==> flow/design.v <==
module ChipInterface #(parameter FRE = 25000000, parameter DEBOUNCE = FRE / 100) (
    input logic clock,
    input logic confirm,
    input logic clear,
    input logic algorithm_select_mode,
    input reset,
    input logic enter0, enter1,
    output logic [5:0] led
  );
  logic confirm_sync, clear_sync, enter0_sync, enter1_sync, algorithm_select_mode_sync;
  logic enter0_valid_press, enter1_valid_press, clear_valid_press, confirm_valid_press, algorithm_select_mode_valid_press;
  logic [11:0] password_current, password_next;
  logic [11:0] password_ref;
  logic [5:0] OTP;
  logic change_current, change_next;
  logic [31:0] cnt_current, cnt_next;
  logic [1:0] wrong_password_time_current, wrong_password_time_next;
  logic algorithm_selet_current, algorithm_selet_next;
  logic [2:0] algorithm_mode_current, algorithm_mode_next;
  password_generator password_generator_inst(
    .clock(clock),
    .reset(reset),  
    .algorithm_select(algorithm_mode_current),
    .OTP(OTP), 
    .password(password_ref));
  FF2_Synchronizer confirm_sync_ (
    .clock(clock),
    .button(confirm),
    .sync_button(confirm_sync)
  );
  FF2_Synchronizer clear_sync_ (
    .clock(clock),
    .button(clear),
    .sync_button(clear_sync)
  );
  FF2_Synchronizer enter0_sync_ (
    .clock(clock),
    .button(enter0),
    .sync_button(enter0_sync)
  );
  FF2_Synchronizer enter1_sync_ (
    .clock(clock),
    .button(enter1),
    .sync_button(enter1_sync)
  );
  FF2_Synchronizer algorithm_select_mode_sync_ (
    .clock(clock),
    .button(algorithm_select_mode),
    .sync_button(algorithm_select_mode_sync)
  );
  button_handler #(.COUNT_MAX(DEBOUNCE)) confirm_valid(.clock(clock), .reset(reset), .btn(confirm_sync), .valid_press(confirm_valid_press));
  button_handler #(.COUNT_MAX(DEBOUNCE)) clear_valid(.clock(clock), .reset(reset), .btn(clear_sync), .valid_press(clear_valid_press));
  button_handler #(.COUNT_MAX(DEBOUNCE)) enter0_valid(.clock(clock), .reset(reset), .btn(enter0_sync), .valid_press(enter0_valid_press));
  button_handler #(.COUNT_MAX(DEBOUNCE)) enter1_valid(.clock(clock), .reset(reset), .btn(enter1_sync), .valid_press(enter1_valid_press));
  button_handler #(.COUNT_MAX(DEBOUNCE)) algorithm_select_mode_valid(.clock(clock), .reset(reset), .btn(algorithm_select_mode_sync), .valid_press(algorithm_select_mode_valid_press));
  OTP_generator inst_OTP_generator(.clock(clock), .reset(reset), .change(change_current), .OTP(OTP));
  typedef enum logic [2:0] {IDLE = 3'b000, 
                            TIMEOUT = 3'b001, 
                            INPUT = 3'b010, 
                            VERIFY = 3'b011, 
                            PASS = 3'b100, 
                            FAIL = 3'b101, 
                            LOCK = 3'b110,
                            ALGO_SELECT = 3'b111} state_t;
  state_t current_state, next_state;
  always_ff @(posedge clock or posedge reset) begin 
    if(reset) begin
      current_state <= IDLE;
      password_current <= 0;
      change_current <= 0;
      wrong_password_time_current <= 0;
      algorithm_selet_current <= 0;
      algorithm_mode_current <= 0;
      cnt_current <= 0;
    end
    else begin
      current_state <= next_state;
      password_current <= password_next;
      change_current <= change_next;
      wrong_password_time_current <= wrong_password_time_next;
      algorithm_selet_current <= algorithm_selet_next;
      algorithm_mode_current <= algorithm_mode_next;
      cnt_current <= cnt_next;
    end
  end
  always_comb begin
    case(current_state)
      IDLE: begin
        wrong_password_time_next = wrong_password_time_current;
        algorithm_mode_next = algorithm_mode_current;
        if(cnt_current == 60 * FRE -1) begin
          next_state = TIMEOUT;
          password_next = 0;
          change_next = 1;
          algorithm_selet_next = 0;
          cnt_next = 0;
        end
        else if(algorithm_select_mode_valid_press) begin
            algorithm_selet_next = 1;
            next_state = INPUT;
            change_next = 0;
            password_next = 0;
            cnt_next = 0;
        end
        else if(enter0_valid_press)begin
           cnt_next = 0;
           next_state = INPUT;
           password_next = {password_current[10:0],1'b0};
           change_next = 0;
           algorithm_selet_next = 0;
        end 
        else if(enter1_valid_press)begin
           cnt_next = 0;
           next_state = INPUT;
           password_next = {password_current[10:0],1'b1};
           change_next = 0;
           algorithm_selet_next = 0;
        end 
        else begin
          cnt_next = cnt_current + 1;
          next_state = IDLE;
          password_next = 0;
          change_next = 0;
          algorithm_selet_next = 0;
        end
      end
      TIMEOUT: begin
        next_state = IDLE;
        wrong_password_time_next = wrong_password_time_current;
        cnt_next = cnt_current + 1;
        password_next = 0;
        change_next = 0;
        algorithm_selet_next = 0;
        algorithm_mode_next = algorithm_mode_current;
      end
      INPUT:begin
        wrong_password_time_next = wrong_password_time_current;
        cnt_next = 0;
        change_next = 0;
        algorithm_selet_next = algorithm_selet_current;
        algorithm_mode_next = algorithm_mode_current;
        if(confirm_valid_press) begin
           next_state = VERIFY;
           password_next = password_current;
        end
        else if(clear_valid_press) begin
           next_state = INPUT;
           password_next = 0;
        end
        else if(enter0_valid_press) begin
           next_state = INPUT;
           password_next = {password_current[10:0],1'b0};
        end 
        else if(enter1_valid_press)begin
           next_state = INPUT;
           password_next = {password_current[10:0],1'b1};
        end
        else begin
          next_state = INPUT;
          password_next = password_current;
        end
      end
      VERIFY: begin
        cnt_next = 0;
        password_next = 0;
        change_next = 0;
        algorithm_selet_next = algorithm_selet_current;
        algorithm_mode_next = algorithm_mode_current;
        if(password_current == password_ref) begin
            next_state = PASS;
            wrong_password_time_next = wrong_password_time_current;
        end
        else begin
            next_state = FAIL;
            wrong_password_time_next = wrong_password_time_current + 1;
        end
      end
      PASS: begin
        wrong_password_time_next = wrong_password_time_current;
        password_next = 0;
        algorithm_selet_next = algorithm_selet_current;
        algorithm_mode_next = algorithm_mode_current;
        if(cnt_current == 6 * FRE) begin
          if(algorithm_selet_current == 1) begin
              next_state = ALGO_SELECT;
              change_next = 0;
          end
          else begin
              next_state = IDLE;
              change_next = 1;
          end
          cnt_next = 0;
        end 
        else begin
          cnt_next = cnt_current + 1;
          next_state = PASS;
          change_next = 0;
        end
      end
      ALGO_SELECT : begin
        password_next = 0;
        cnt_next = 0;
        algorithm_selet_next = 0;
        wrong_password_time_next = wrong_password_time_current;
        if(confirm_valid_press) begin
           next_state = IDLE;
           algorithm_mode_next = algorithm_mode_current;
           change_next = 1;
        end
        else if(clear_valid_press) begin
           next_state = ALGO_SELECT;
           algorithm_mode_next = 0;
           change_next = 0;
        end
        else if(enter0_valid_press) begin
           next_state = ALGO_SELECT;
           algorithm_mode_next = {algorithm_mode_current[1:0],1'b0};
           change_next = 0;
        end 
        else if(enter1_valid_press)begin
           next_state = ALGO_SELECT;
           algorithm_mode_next = {algorithm_mode_current[1:0],1'b1};
           change_next = 0;
        end
        else begin
           next_state = ALGO_SELECT;
           algorithm_mode_next = algorithm_mode_current;
           change_next = 0;
        end
      end
      FAIL: begin
        algorithm_mode_next = algorithm_mode_current;
        wrong_password_time_next = wrong_password_time_current;
        password_next = 0;
        algorithm_selet_next = 0;
        if(cnt_current == 6 * FRE) begin
          change_next = 1;
          cnt_next = 0;
          next_state = LOCK;
        end 
        else begin
          cnt_next = cnt_current + 1;
          next_state = FAIL;
          change_next = 0;
        end
      end
      LOCK: begin
         algorithm_mode_next = algorithm_mode_current;
         cnt_next = cnt_current + 1;
         wrong_password_time_next = wrong_password_time_current;
         password_next = 0;
         algorithm_selet_next = 0;
         if(wrong_password_time_current == 1) begin
            if(cnt_current == 15 * FRE) begin
              next_state = IDLE;
              change_next = 1;
              cnt_next = 0;
            end
            else begin
              next_state = LOCK;
              change_next = 0;
            end
         end
         else if (wrong_password_time_current == 2) begin
            if(cnt_current == 30 * FRE) begin
              next_state = IDLE;
              change_next = 1;
              cnt_next = 0;
            end
            else begin
               next_state = LOCK;
              change_next = 0;
            end 
         end
         else begin
            if(cnt_current == 60 * FRE) begin
                 next_state = IDLE;
                 change_next = 1;
                 cnt_next = 0;
            end
            else begin
              next_state = LOCK;
              change_next = 0;
            end
         end
      end
    endcase
  end
  always_ff @(posedge clock or posedge reset) begin
    if(reset) led <= 6'b0;
    else if(current_state == PASS) led <= 6'b111111;
    else if(current_state == ALGO_SELECT) begin
        led <= {4'b0, algorithm_mode_current};
    end
    else if(current_state == FAIL) begin
    if ((cnt_current >= FRE*1 && cnt_current < FRE*2) || 
        (cnt_current >= FRE*3 && cnt_current < FRE*4) || 
        (cnt_current >= FRE*5 && cnt_current < FRE*6))
        led <= 6'b0; 
    else
        led <= 6'b111111; 
    end
    else if(current_state == LOCK) led <= 6'b101010;
    else led <= OTP;
  end
endmodule
module password_generator(
    input logic clock,
    input logic reset,  
    input logic [2:0] algorithm_select,
    input logic [5:0] OTP,
    output logic [11:0] password
);
  always_ff @(posedge clock or posedge reset) begin
      if(reset) begin
          password <= 0;
      end
      else begin
        case(algorithm_select)
            3'd0: password <= OTP * 2 + 1;                    
            3'd1: password <= (OTP << 2) ^ 12'hA3; 
            3'd2: password <= (OTP * 3) + (OTP >> 1);         
            3'd3: password <= ~(OTP * 5) & 12'hFFF;           
            3'd4: password <= (OTP * OTP) % 4096;             
            3'd5: password <= ((OTP << 3) - OTP) ^ 12'h3C3;   
            3'd6: password <= {OTP[2:0], OTP[5:3]} + 12'h55A; 
            3'd7: password <= (OTP * 9) & 12'hFFF;            
        endcase
      end
  end
endmodule
module OTP_generator(
    input logic clock,
    input logic change,
    input reset,
    output logic [5:0] OTP 
);
    logic [5:0] lfsr;
    always_ff @(posedge clock or posedge reset) begin
        if (reset)
            lfsr <= 6'b101101;  
        else if (change)
            lfsr <= {lfsr[4:0], lfsr[5] ^ lfsr[3]};
    end
    assign OTP = lfsr;
endmodule
module button_handler (
    input  logic clock,        
    input  logic reset,
    input  logic btn,         
    output logic valid_press  
);
    parameter COUNT_MAX = 250_000;
    logic btn_pre;
    logic [$clog2(COUNT_MAX):0] count;
    logic armed;
    always_ff @(posedge clock or posedge reset) begin
        if (reset)
            btn_pre <= 0;
        else
            btn_pre <= btn;
    end
    always_ff @(posedge clock or posedge reset) begin
        if (reset) begin
            count <= 0;
            valid_press <= 0;
            armed <= 1;
        end else begin
            valid_press <= 0;  
            if (btn && btn_pre) begin  
                if (armed) begin
                    if (count < COUNT_MAX - 1) begin
                        count <= count + 1;
                    end else begin
                        valid_press <= 1;  
                        armed <= 0;        
                        count <= 0;
                    end
                end
            end else begin
                count <= 0;
                if (!btn) 
                    armed <= 1; 
            end
        end
    end
endmodule
module FF2_Synchronizer(
  input logic clock,
  input logic button,
  output logic sync_button
);
  logic [1:0] button_dff;
  always_ff @(posedge clock) begin
    button_dff[0] <= button;
    button_dff[1] <= button_dff[0];
  end
  assign sync_button = button_dff[1];
endmodule
`default_nettype none
module my_chip (
    input logic [11:0] io_in,  
    output logic [11:0] io_out,  
    input logic clock,
    input logic reset  
);
    ChipInterface #(.FRE(25000)) chipInterface_inst(
        .clock(clock),
        .confirm(io_in[0]),
        .clear(io_in[1]),
        .algorithm_select_mode(io_in[2]),
        .reset(reset),
        .enter0(io_in[3]), 
        .enter1(io_in[4]),
        .led(io_out[5:0])
    );
    assign io_out[11:6] = 6'b0;
endmodule
# Tool chain data of my_chip
# The steps from the RTL of my_chip to its reports follow in flow order.
# Line numbers count from 1 in the design file above.
# Operators: Yosys type, input widths -> output width; for muxes data width and select width s.
# Cell names lack the library's common part.
# The mark n/a stands for no value.
[inputs] design="my_chip" clock="clock" library="sky130hd" pvt_corner="tt_025C_1v80"

# Elaborated design
# Source: Yosys, flattened and elaborated, memories not mapped. Widths are those after wreduce. Registers that Yosys merges into a memory's read port (data or address) are not register bits. Print and check cells do not count.
[word_totals] regBits=148 inputBits=14 output_inout_bits=12 word_cells=240
[classes] add_sub_neg=11 mul=4 compare=11 eq_ne=37 mux=113 bitwise=6 reduce_logical=23
[ops] operator="$mux 32" count=10
[ops] operator="$pmux 32 s5" count=1
[ops] operator="$mux 9" count=15
[ops] operator="$pmux 12 s8" count=1
[ops] operator="$mux 12" count=8
[ops] operator="$mul 6x6->12" count=1
[ops] operator="$ge 32x17->1 const B" count=2
[ops] operator="$eq 32x21->1 const B" count=2
[ops] operator="$mux 1" count=49
[ops] operator="$mux 3" count=16
[ops] operator="$add 9x1->9 const B" count=5
[ops] operator="$lt 9x8->1 const B" count=5
[ops] operator="$mul 6x4->10 const B" count=1
[ops] operator="$pmux 12 s3" count=1
[ops] operator="$add 32x1->32 const B" count=1
[ops] operator="$ge 32x15->1 const B" count=1
[ops] operator="$lt 32x16->1 const B" count=1
[ops] operator="$lt 32x17->1 const B" count=1
[ops] operator="$lt 32x18->1 const B" count=1
[ops] operator="$eq 32x18->1 const B" count=1
[ops] operator="$eq 32x19->1 const B" count=1
[ops] operator="$eq 32x20->1 const B" count=1
[ops] operator="$mux 6" count=5
[ops] operator="$mul 6x3->9 const B" count=1
[ops] operator="$ne 2x2->1 const B" count=13
[ops] operator="$eq 3x3->1 const B" count=8
[ops] operator="$pmux 3 s8" count=1
[ops] operator="$mul 6x2->8 const B" count=1
# Not listed: further kinds 29, cells in them 51.

# Longest topological paths
# Yosys ltp: most cells in a row. Word level: on the elaborated netlist, between registers, memories and ports. Mapped: between sequential cells and ports; inverters and the memories' decode and read muxes count.
[logic_depth] ltp_word=8 abc_area=0 depth_mapped=15 depth_no_buf=14

# Netlist
# The flow's flattened synthesis, as Yosys stat reports it; memories are mapped. The netlist is that of the ABC_AREA named above (0 if unset); the other value can give another one.
# The area totals of this step are shown rounded.
[types] cell="dfrtp_1" count=133 type_area_um2=3.33E+03
[types] cell="ha_1" count=61 type_area_um2=763.232
[types] cell="o21ai_0" count=93 type_area_um2=465.446
[types] cell="xnor2_1" count=42 type_area_um2=367.853
[types] cell="nor2_1" count=92 type_area_um2=345.331
[types] cell="nand2_1" count=87 type_area_um2=326.563
[types] cell="fa_1" count=16 type_area_um2=320.307
[types] cell="dfstp_2" count=10 type_area_um2=262.752
[types] cell="xor2_1" count=26 type_area_um2=227.718
[types] cell="dfxtp_1" count=10 type_area_um2=200.192
[types] cell="inv_1" count=53 type_area_um2=198.941
[types] cell="nand3_1" count=39 type_area_um2=195.187
[types] cell="a21oi_1" count=38 type_area_um2=190.182
[types] cell="a22o_1" count=17 type_area_um2=148.893
[types] cell="a31oi_1" count=23 type_area_um2=143.888
[types] cell="nand4_1" count=19 type_area_um2=118.864
[types] cell="nor2b_1" count=16 type_area_um2=100.096
[types] cell="clkbuf_1" count=24 type_area_um2=90.086
# Other cell types: 58; their cells: 226.
[mapped] cell_count=1025 area_um2=9530 seqArea_um2=3790 flip_flops=153 n_buf=45
# The figures by module come from a second, unflattened synthesis with its own total; it is not the netlist above.
[unflattened] hier_cells=1054 hier_area_um2=10000
# Each row is one instance without its submodules.
[modules] module="ChipInterface (FRE=25000)" n_inst=1 n_cells=432 area_um2=3920 seq_area_um2=1630
[modules] module="button_handler (COUNT_MAX=250)" n_inst=5 n_cells=55 area_um2=581 seq_area_um2=302
[modules] module="password_generator" n_inst=1 n_cells=314 area_um2=2700 seq_area_um2=300
[modules] module="OTP_generator" n_inst=1 n_cells=16 area_um2=263 seq_area_um2=155
[modules] module="FF2_Synchronizer" n_inst=5 n_cells=2 area_um2=40.0 seq_area_um2=40.0
[modules] module="my_chip" n_inst=1 n_cells=7 area_um2=48.8 seq_area_um2=0.0

# Path before layout
# OpenSTA on the mapped netlist: ideal clock, no wires. The path of least setup slack (recovery checks aside). Input and output delay are each 20% of the period. Register names are those of the netlist, which keeps one name where synthesis merged equal registers.
[synth_path] path_type="flip-flop to flip-flop" start="register chipInterface_inst.inst_OTP_generator.lfsr[2]" end="register chipInterface_inst.password_generator_inst.password[7]" tclk_ps=10000 setup_ps=139 t_first_pin_ps=0 arrival_ps=3834 t_required_ps=9861 setup_slack_ps=6028 delay_ps=3973 driving_pins=13 n_path_buf=0 period_less_setup_slack_ps=3972
# "delay_ps" is the arrival time less input delay plus setup time.
# "driving_pins": output pins that drive a net of the path, with the launching flip-flop's if there is one; two outputs of one cell count as two.
# "period_less_setup_slack_ps" = period - worst setup slack (recovery checks aside). The figure is calculated, with input and output delays left at 20% of the set period.
# The rows between start and end are the longest chain of elaborated cells between them; the timing report does not say that the signal goes this way. Where chains are equally long, one stands for them.
# Each line given opens the expression or statement behind the cell; cells for indexed reads and writes are added by Yosys, which also makes memories of some case tables.
# A register here has more assigning lines than the two given.
[synth_between] cell_sequence="dfstp_2 -> ha_1 -> inv_1 -> fa_1 -> fa_1 -> inv_1 -> fa_1 -> ha_1 -> a21o_1 -> a21oi_1 -> xnor2_1 -> o21ai_0 -> or4_1" elab_chain_cells=3 cone_cells=11 lines_between=8 classes_between="add/sub: 4; mul: 4; mux: 1; logic: 2"
[synth_lines] element="from (decl)" line_no=338 source="logic [5:0] lfsr;"
[synth_lines] element="from (assign)" line_no=341 source="lfsr <= 6'b101101;"
[synth_lines] element="from (assign)" line_no=343 source="lfsr <= {lfsr[4:0], lfsr[5] ^ lfsr[3]};"
[synth_lines] element="$mul 6x2->8" line_no=322 source="3'd2: password <= (OTP * 3) + (OTP >> 1);"
[synth_lines] element="$add 8x5->9" line_no=322
[synth_lines] element="$pmux 12 s8" line_no=319 source="case(algorithm_select)"
[synth_lines] element="to (assign)" line_no=320 source="3'd0: password <= OTP * 2 + 1;"
[synth_lines] element="to (assign)" line_no=321 source="3'd1: password <= (OTP << 2) ^ 12'hA3;"
[synth_lines] element="to (decl)" line_no=312 source="output logic [11:0] password"

# Worst path after layout
# Path of least setup slack in the final report of flow run A (OpenROAD, finished layout, wires in). Where an end is a register, its clock arrival counts in the times.
# The path's times are printed in steps of 10 ps; the period is the one set.
[layout_path] path_type="flip-flop to flip-flop" start="register chipInterface_inst.inst_OTP_generator.lfsr[2]" end="register chipInterface_inst.password_generator_inst.password[7]" tclk_ps=10000 setup_ps=130 t_first_pin_ps=420 arrival_ps=4670 t_required_ps=10300 setup_slack_ps=5630 driving_pins=13 n_path_buf=0
# The rows between start and end are the longest chain of elaborated cells between them; the timing report does not say that the signal goes this way. Where chains are equally long, one stands for them.
# A register here has more assigning lines than the two given.
[layout_between] cell_sequence="dfstp_2 -> ha_1 -> inv_1 -> fa_1 -> fa_1 -> inv_1 -> fa_1 -> ha_1 -> a21o_1 -> a21oi_1 -> xnor2_1 -> o21ai_0 -> or4_1" elab_chain_cells=3 cone_cells=11 lines_between=8 classes_between="add/sub: 4; mul: 4; mux: 1; logic: 2"
[layout_lines] element="from (decl)" line_no=338 source="logic [5:0] lfsr;"
[layout_lines] element="from (assign)" line_no=341 source="lfsr <= 6'b101101;"
[layout_lines] element="from (assign)" line_no=343 source="lfsr <= {lfsr[4:0], lfsr[5] ^ lfsr[3]};"
[layout_lines] element="$mul 6x2->8" line_no=322 source="3'd2: password <= (OTP * 3) + (OTP >> 1);"
[layout_lines] element="$add 8x5->9" line_no=322
[layout_lines] element="$pmux 12 s8" line_no=319 source="case(algorithm_select)"
[layout_lines] element="to (assign)" line_no=320 source="3'd0: password <= OTP * 2 + 1;"
[layout_lines] element="to (assign)" line_no=321 source="3'd1: password <= (OTP << 2) ^ 12'hA3;"
[layout_lines] element="to (decl)" line_no=312 source="output logic [11:0] password"

Add stored flow runs of my_chip

Module my_chip, platform sky130hd: 3 stored runs of the flow (Yosys, OpenROAD) with differing settings, in no particular order. Input and output delays are each 20% of the period that was set; the output load is 0.01 pF.
"achieved clock period" = clock period - worst setup slack. The figure is calculated, with input and output delays left at 20% of the set period.
"worst setup path time" means the part of the period allowed to the worst setup path (the constraints hold back 20% at inputs and 20% at outputs) less its slack; where the path has registers, the arrival times of their clocks count too.
"power" is the tool's figure for a default switching activity; nothing was simulated.
"worst setup path time" is given in steps of 10 ps.
Values from the reports are rounded here.
[flow run A] settings: CORE_UTILIZATION=40, period_ns=10.0, CAP_MARGIN=20, CORE_MARGIN=2, SLEW_MARGIN=20
[flow run A] result: chip area after synthesis (Yosys) 9530 um^2, die area 25100 um^2, standard-cell area of the final layout 10500 um^2, utilization 44.8%, worst setup slack after layout 5630 ps, total negative slack 0 ps, worst hold slack 328 ps, power 1330 uW, achieved clock period 4374 ps, worst setup path time 4370 ps, worst setup path kind flip-flop to flip-flop
[flow run B] settings: CELL_PAD_IN_SITES_DETAIL_PLACEMENT=2, CELL_PAD_IN_SITES_GLOBAL_PLACEMENT=2, CORE_ASPECT_RATIO=0.51, CORE_MARGIN=4, CORE_UTILIZATION=40, GPL_TIMING_DRIVEN=0, HOLD_SLACK_MARGIN=0.02, MAX_ROUTING_LAYER=met4, PLACE_DENSITY_LB_ADDON=0.22, SETUP_SLACK_MARGIN=-0.58, SLEW_MARGIN=5, period_ns=10.0, CAP_MARGIN=20
[flow run B] result: chip area after synthesis (Yosys) 9530 um^2, die area 26500 um^2, standard-cell area of the final layout 10700 um^2, utilization 46.7%, worst setup slack after layout 5030 ps, total negative slack 0 ps, worst hold slack 329 ps, power 1340 uW, achieved clock period 4966 ps, worst setup path time 4970 ps, worst setup path kind flip-flop to flip-flop
[flow run C] settings: ABC_AREA=0, CAP_MARGIN=20, CELL_PAD_IN_SITES_DETAIL_PLACEMENT=0, CELL_PAD_IN_SITES_GLOBAL_PLACEMENT=2, CORE_ASPECT_RATIO=0.8, CORE_UTILIZATION=48, GPL_TIMING_DRIVEN=0, HOLD_SLACK_MARGIN=0.18, MAX_ROUTING_LAYER=met4, MIN_ROUTING_LAYER=met2, PLACE_DENSITY_LB_ADDON=0.03, SLEW_MARGIN=35, TNS_END_PERCENT=95, period_ns=3.09, CORE_MARGIN=2
[flow run C] result: chip area after synthesis (Yosys) 9530 um^2, die area 21000 um^2, standard-cell area of the final layout 11100 um^2, utilization 56.7%, worst setup slack after layout -729 ps, total negative slack -4690 ps, worst hold slack 329 ps, power 4360 uW, achieved clock period 3819 ps, worst setup path time 3820 ps, worst setup path kind flip-flop to flip-flop
